==> flow/design.v <==
module mult_unsigned #(
		parameter WIDTHA = 16,
		parameter WIDTHB = 24,
		parameter PIPELINE_DEPTH = 4
)
(
	input clk,rst,
	input [WIDTHA -1 :0] A,
	input [WIDTHB -1 :0] B,
	output [WIDTHA + WIDTHB - 1:0] result
);
reg [WIDTHA -1 :0] rA;
reg [WIDTHB -1 :0] rB;
reg [WIDTHA + WIDTHB - 1:0] M [PIPELINE_DEPTH-1:0];
integer i;
always @(posedge clk or posedge rst)
begin
	if (rst) begin
		rA <= 0;
		rB <= 0;
		for (i=0; i<PIPELINE_DEPTH; i=i+1)
		  M[i] <=0;
		end
	else
	begin
		rA <= A;
		rB <= B;
		M[0] <= rA * rB;
		for (i=0; i<PIPELINE_DEPTH-1; i=i+1)
			M[i+1] <= M[i];
	end
end
assign result = M[PIPELINE_DEPTH-1];
endmodule
======== Tool chain data of mult_unsigned ========
The steps from the RTL of mult_unsigned to its reports follow in flow order.
Line numbers count from 1 in the design file above.
A cell with - has no value.
inputs
  design top .............................. mult_unsigned
  clock input ............................. clk
  library ................................. sky130hd
  timing corner ........................... tt_025C_1v80

======== Word level ========
Yosys after proc, flatten, opt, wreduce and memory -nomap, before mapping. Enables and synchronous resets that opt folds into registers are not counted as muxes. Print and check cells are not counted. Equal cells are merged and count once.
word-level totals
  output and inout bits ................... 40
  bits in registers ....................... 200
  cells after elaboration ................. 7
  bits of input ports ..................... 42
operators by class
  $mul .................................... 1
operators with widths
  cell                                            count
  16-bit by 24-bit multiplier with 40-bit output  1

======== Depth ========
Depth = most cells in a row (Yosys ltp): at word level without a register or memory, in the mapped netlist without a sequential cell, where the memories' decode and read muxes count.
logic depth
  depth after elaboration ................. 1
  ABC_AREA ................................ 0
  depth in mapped cells ................... 23
  depth with buffers taken out ............ 22

======== Mapped cells and area ========
Source: synth_stat.txt of the flow (Yosys; design flattened, memories mapped). It holds for the ABC_AREA given above (unset counts as 0); a run with the other value may have another netlist.
mapped netlist
  area of sequential cells ................ 5004.8 µm²
  flip-flop cells ......................... 200
  mapped area ............................. 17549.3 µm²
  standard cells after synthesis .......... 1655
  buffer cells ............................ 66
cells by type
  cell type                  count  area in all (µm²)
  sky130_fd_sc_hd__fa_1      306    6.13E+03
  sky130_fd_sc_hd__dfrtp_1   200    5004.8
  sky130_fd_sc_hd__ha_1      112    1.4E+03
  sky130_fd_sc_hd__inv_1     353    1.33E+03
  sky130_fd_sc_hd__and2_1    176    1.1E+03
  sky130_fd_sc_hd__nand2_1   232    870.835
  sky130_fd_sc_hd__clkbuf_1  59     221.462
  sky130_fd_sc_hd__xnor2_1   24     210.202
  sky130_fd_sc_hd__a21oi_1   39     195.187
  sky130_fd_sc_hd__a21o_1    22     165.158
  sky130_fd_sc_hd__xor2_1    12     105.101
  sky130_fd_sc_hd__nor2_1    20     75.072
  sky130_fd_sc_hd__o21ai_0   12     60.058
  sky130_fd_sc_hd__nand3_1   10     50.048
  sky130_fd_sc_hd__nand4_1   5      31.28
  sky130_fd_sc_hd__nor2b_1   5      31.28
  sky130_fd_sc_hd__o21bai_1  4      30.029
  sky130_fd_sc_hd__a211o_1   3      26.275
Not listed: further types 37, cells in them 61.

======== Path before layout ========
Path of least setup slack by OpenSTA after synthesis, without wires, with an ideal clock, recovery checks aside; 20% of the period is set as input and as output delay. Where synthesis merged equal registers, the netlist keeps one of their names.
timing after synthesis
  path type ............................... flip-flop to flip-flop
  from .................................... register rB[14]
  to ...................................... register M[0][39]
  buffers on the path ..................... 2
  data arrival time ....................... 5.622 ns
  stages .................................. 24
  path delay .............................. 5.742 ns
  library setup time ...................... 0.120 ns
  time at the first pin ................... 0.000 ns
  period .................................. 8.0 ns
  data required time ...................... 7.880 ns
  path slack .............................. 2.257 ns
  synthesis period reached ................ 5.743 ns
"path delay" is the arrival time less input delay plus setup time.
"stages": output pins that drive a net of the path, with the launching flip-flop's if there is one; two outputs of one cell count as two.
"synthesis period reached" = period - worst setup slack (recovery checks aside). The figure is calculated, with input and output delays left at 20% of the set period.
Between the ends stands the longest chain of elaborated cells between them, by number of cells; it is not shown to be the way that was timed. Of several equally long chains one is given.
A line is the first line of the expression or statement that the cell stems from. Yosys adds cells for indexed reads and writes and turns some case tables into memories.
on the way, after synthesis
  cells stage by stage .................... sky130_fd_sc_hd__dfrtp_1 sky130_fd_sc_hd__clkbuf_1 sky130_fd_sc_hd__nand2_1 sky130_fd_sc_hd__fa_1 sky130_fd_sc_hd__inv_1 sky130_fd_sc_hd__fa_1 sky130_fd_sc_hd__inv_1 sky130_fd_sc_hd__fa_1 sky130_fd_sc_hd__inv_1 sky130_fd_sc_hd__fa_1 sky130_fd_sc_hd__fa_1 sky130_fd_sc_hd__inv_1 sky130_fd_sc_hd__fa_1 sky130_fd_sc_hd__inv_1 sky130_fd_sc_hd__ha_1 sky130_fd_sc_hd__buf_2 sky130_fd_sc_hd__a21oi_1 sky130_fd_sc_hd__nand2_1 sky130_fd_sc_hd__a21oi_1 sky130_fd_sc_hd__o21ai_1 sky130_fd_sc_hd__o21ai_2 sky130_fd_sc_hd__o211ai_4 sky130_fd_sc_hd__o21a_1 sky130_fd_sc_hd__o211a_1
  length of the longest elaborated chain .. 1
  elaborated cells on any way between the ends .. 1
  source lines of those cells ............. 1
  those cells by class .................... mul: 1
RTL lines, path after synthesis
  item                                            RTL line  source
  start: declaration                              13        reg [WIDTHB -1 :0] rB;
  start: assignment                               20        rB <= 0;
  start: assignment                               27        rB <= B;
  16-bit by 24-bit multiplier with 40-bit output  28        M[0] <= rA * rB;
  end: assignment                                 22        M[i] <=0;
  end: assignment                                 28
  end: declaration                                14        reg [WIDTHA + WIDTHB - 1:0] M [PIPELINE_DEPTH-1:0];

======== Worst path after layout ========
Path of least setup slack in the final report of flow run A (OpenROAD, finished layout, wires in). Where an end is a register, its clock arrival counts in the times.
timing post-layout
  path type ............................... flip-flop to flip-flop
  from .................................... register rA[14]
  to ...................................... register M[0][39]
  data arrival time ....................... 6.30 ns
  data required time ...................... 6.47 ns
  stages .................................. 18
  period .................................. 6.13 ns
  buffers on the path ..................... 0
  path slack .............................. 0.17 ns
  library setup time ...................... 0.11 ns
  time at the first pin ................... 0.44 ns
Between the ends stands the longest chain of elaborated cells between them, by number of cells; it is not shown to be the way that was timed. Of several equally long chains one is given.
on the way, post-layout
  cells stage by stage .................... sky130_fd_sc_hd__dfrtp_1 sky130_fd_sc_hd__and2_1 sky130_fd_sc_hd__fa_1 sky130_fd_sc_hd__fa_1 sky130_fd_sc_hd__fa_1 sky130_fd_sc_hd__fa_1 sky130_fd_sc_hd__fa_1 sky130_fd_sc_hd__inv_1 sky130_fd_sc_hd__fa_1 sky130_fd_sc_hd__inv_1 sky130_fd_sc_hd__ha_1 sky130_fd_sc_hd__a21oi_2 sky130_fd_sc_hd__nor2b_1 sky130_fd_sc_hd__or4_4 sky130_fd_sc_hd__o21ai_4 sky130_fd_sc_hd__o211ai_4 sky130_fd_sc_hd__o21a_1 sky130_fd_sc_hd__o211a_1
  length of the longest elaborated chain .. 1
  elaborated cells on any way between the ends .. 1
  source lines of those cells ............. 1
  those cells by class .................... mul: 1
RTL lines, path post-layout
  item                                            RTL line  source
  start: declaration                              12        reg [WIDTHA -1 :0] rA;
  start: assignment                               19        rA <= 0;
  start: assignment                               26        rA <= A;
  16-bit by 24-bit multiplier with 40-bit output  28        M[0] <= rA * rB;
  end: assignment                                 22        M[i] <=0;
  end: assignment                                 28
  end: declaration                                14        reg [WIDTHA + WIDTHB - 1:0] M [PIPELINE_DEPTH-1:0];

Ticket comment

Below are 4 stored runs of the flow (Yosys, OpenROAD; platform sky130hd) on mult_unsigned, each with its settings and what was measured, unordered. Constraints: input delay and output delay 20% of the set period each, output load 0.01 pF.
"achieved clock period (ns)" is the run's clock period less its worst setup slack. It is reckoned from that one timing run; input and output delays stay at 20% of the period that was set.

Flow files of flow run A
==> flow/run.sh <==
#!/bin/bash
# the make line also repeats the synthesis and layout settings of config.mk as NAME=value (left out here)
make -C /OpenROAD-flow-scripts/flow DESIGN_CONFIG=/design/flow/config.mk WORK_HOME=/design/flow/orfs CLKGATE_MAP_FILE= finish
==> flow/config.mk <==
export PLATFORM = sky130hd
export DESIGN_NAME = mult_unsigned
export DESIGN_NICKNAME = mult_unsigned
export VERILOG_FILES = /design/flow/design.v
export SDC_FILE = /design/flow/constraint.sdc
export NUM_CORES = 4
export LEC_CHECK = 0
export ABC_AREA = 0
export CAP_MARGIN = 20
export CELL_PAD_IN_SITES_GLOBAL_PLACEMENT = 0
export CORE_ASPECT_RATIO = 0.66
export CORE_MARGIN = 5
export CORE_UTILIZATION = 63
export CTS_CLUSTER_DIAMETER = 374
export CTS_CLUSTER_SIZE = 96
export HOLD_SLACK_MARGIN = 0.15
export MAX_ROUTING_LAYER = met4
export MIN_ROUTING_LAYER = met1
export PLACE_DENSITY_LB_ADDON = 0.15
export SETUP_SLACK_MARGIN = 0.09
export SLEW_MARGIN = 25
export TNS_END_PERCENT = 80
==> flow/constraint.sdc <==
create_clock -name core_clock -period 6.13 [get_ports {clk}]
set_input_delay 1.2260 -clock core_clock [delete_from_list [all_inputs] [get_ports {clk}]]
set_output_delay 1.2260 -clock core_clock [all_outputs]
set_load 0.01 [all_outputs]

report of flow run A
yosys chip area after synthesis (um^2): 17549.3
finish__design__die__area: 31365.9
finish__design__instance__area__stdcell: 20123.0
finish__timing__setup__ws: 0.170
finish__timing__setup__tns: 0.000
finish__timing__hold__ws: 0.346
achieved clock period (ns): 5.960

Flow files of flow run B
==> flow/run.sh <==
#!/bin/bash
# the make line also repeats the synthesis and layout settings of config.mk as NAME=value (left out here)
make -C /OpenROAD-flow-scripts/flow DESIGN_CONFIG=/design/flow/config.mk WORK_HOME=/design/flow/orfs CLKGATE_MAP_FILE= finish
==> flow/config.mk <==
export PLATFORM = sky130hd
export DESIGN_NAME = mult_unsigned
export DESIGN_NICKNAME = mult_unsigned
export VERILOG_FILES = /design/flow/design.v
export SDC_FILE = /design/flow/constraint.sdc
export NUM_CORES = 4
export LEC_CHECK = 0
export CAP_MARGIN = 20
export CORE_MARGIN = 5
export CORE_UTILIZATION = 61
export CTS_CLUSTER_DIAMETER = 171
export GPL_ROUTABILITY_DRIVEN = 0
export PLACE_DENSITY_LB_ADDON = 0.11
export SETUP_SLACK_MARGIN = -0.6
export SLEW_MARGIN = 40
==> flow/constraint.sdc <==
create_clock -name core_clock -period 10.8 [get_ports {clk}]
set_input_delay 2.1600 -clock core_clock [delete_from_list [all_inputs] [get_ports {clk}]]
set_output_delay 2.1600 -clock core_clock [all_outputs]
set_load 0.01 [all_outputs]

report of flow run B
yosys chip area after synthesis (um^2): 17549.3
finish__design__die__area: 32261.5
finish__design__instance__area__stdcell: 19212.2
finish__timing__setup__ws: 4.290
finish__timing__setup__tns: 0.000
finish__timing__hold__ws: 0.347
achieved clock period (ns): 6.510

Flow files of flow run C
==> flow/run.sh <==
#!/bin/bash
# the make line also repeats the synthesis and layout settings of config.mk as NAME=value (left out here)
make -C /OpenROAD-flow-scripts/flow DESIGN_CONFIG=/design/flow/config.mk WORK_HOME=/design/flow/orfs CLKGATE_MAP_FILE= finish
==> flow/config.mk <==
export PLATFORM = sky130hd
export DESIGN_NAME = mult_unsigned
export DESIGN_NICKNAME = mult_unsigned
export VERILOG_FILES = /design/flow/design.v
export SDC_FILE = /design/flow/constraint.sdc
export NUM_CORES = 4
export LEC_CHECK = 0
export CAP_MARGIN = 30
export CELL_PAD_IN_SITES_GLOBAL_PLACEMENT = 3
export CORE_ASPECT_RATIO = 0.89
export CORE_MARGIN = 2
export CORE_UTILIZATION = 39
export CTS_CLUSTER_SIZE = 69
export GPL_ROUTABILITY_DRIVEN = 0
export MAX_ROUTING_LAYER = met4
export MIN_ROUTING_LAYER = met2
export PLACE_DENSITY_LB_ADDON = 0.05
export SETUP_SLACK_MARGIN = 2.06
export SLEW_MARGIN = 30
export TNS_END_PERCENT = 20
==> flow/constraint.sdc <==
create_clock -name core_clock -period 9.76 [get_ports {clk}]
set_input_delay 1.9520 -clock core_clock [delete_from_list [all_inputs] [get_ports {clk}]]
set_output_delay 1.9520 -clock core_clock [all_outputs]
set_load 0.01 [all_outputs]

report of flow run C
yosys chip area after synthesis (um^2): 17549.3
finish__design__die__area: 46713.9
finish__design__instance__area__stdcell: 19522.5
finish__timing__setup__ws: 3.097
finish__timing__setup__tns: 0.000
finish__timing__hold__ws: 0.340
achieved clock period (ns): 6.663

Flow files of flow run D
==> flow/run.sh <==
#!/bin/bash
# the make line also repeats the synthesis and layout settings of config.mk as NAME=value (left out here)
make -C /OpenROAD-flow-scripts/flow DESIGN_CONFIG=/design/flow/config.mk WORK_HOME=/design/flow/orfs CLKGATE_MAP_FILE= finish
==> flow/config.mk <==
export PLATFORM = sky130hd
export DESIGN_NAME = mult_unsigned
export DESIGN_NICKNAME = mult_unsigned
export VERILOG_FILES = /design/flow/design.v
export SDC_FILE = /design/flow/constraint.sdc
export NUM_CORES = 4
export LEC_CHECK = 0
export CAP_MARGIN = 20
export CORE_MARGIN = 2
export CORE_UTILIZATION = 32
export CTS_CLUSTER_DIAMETER = 306
export GPL_ROUTABILITY_DRIVEN = 0
export MAX_ROUTING_LAYER = met4
export PLACE_DENSITY_LB_ADDON = 0.21
export SLEW_MARGIN = 20
==> flow/constraint.sdc <==
create_clock -name core_clock -period 7.7 [get_ports {clk}]
set_input_delay 1.5400 -clock core_clock [delete_from_list [all_inputs] [get_ports {clk}]]
set_output_delay 1.5400 -clock core_clock [all_outputs]
set_load 0.01 [all_outputs]

report of flow run D
yosys chip area after synthesis (um^2): 17549.3
finish__design__die__area: 56729.7
finish__design__instance__area__stdcell: 19603.8
finish__timing__setup__ws: 1.158
finish__timing__setup__tns: 0.000
finish__timing__hold__ws: 0.348
achieved clock period (ns): 6.542
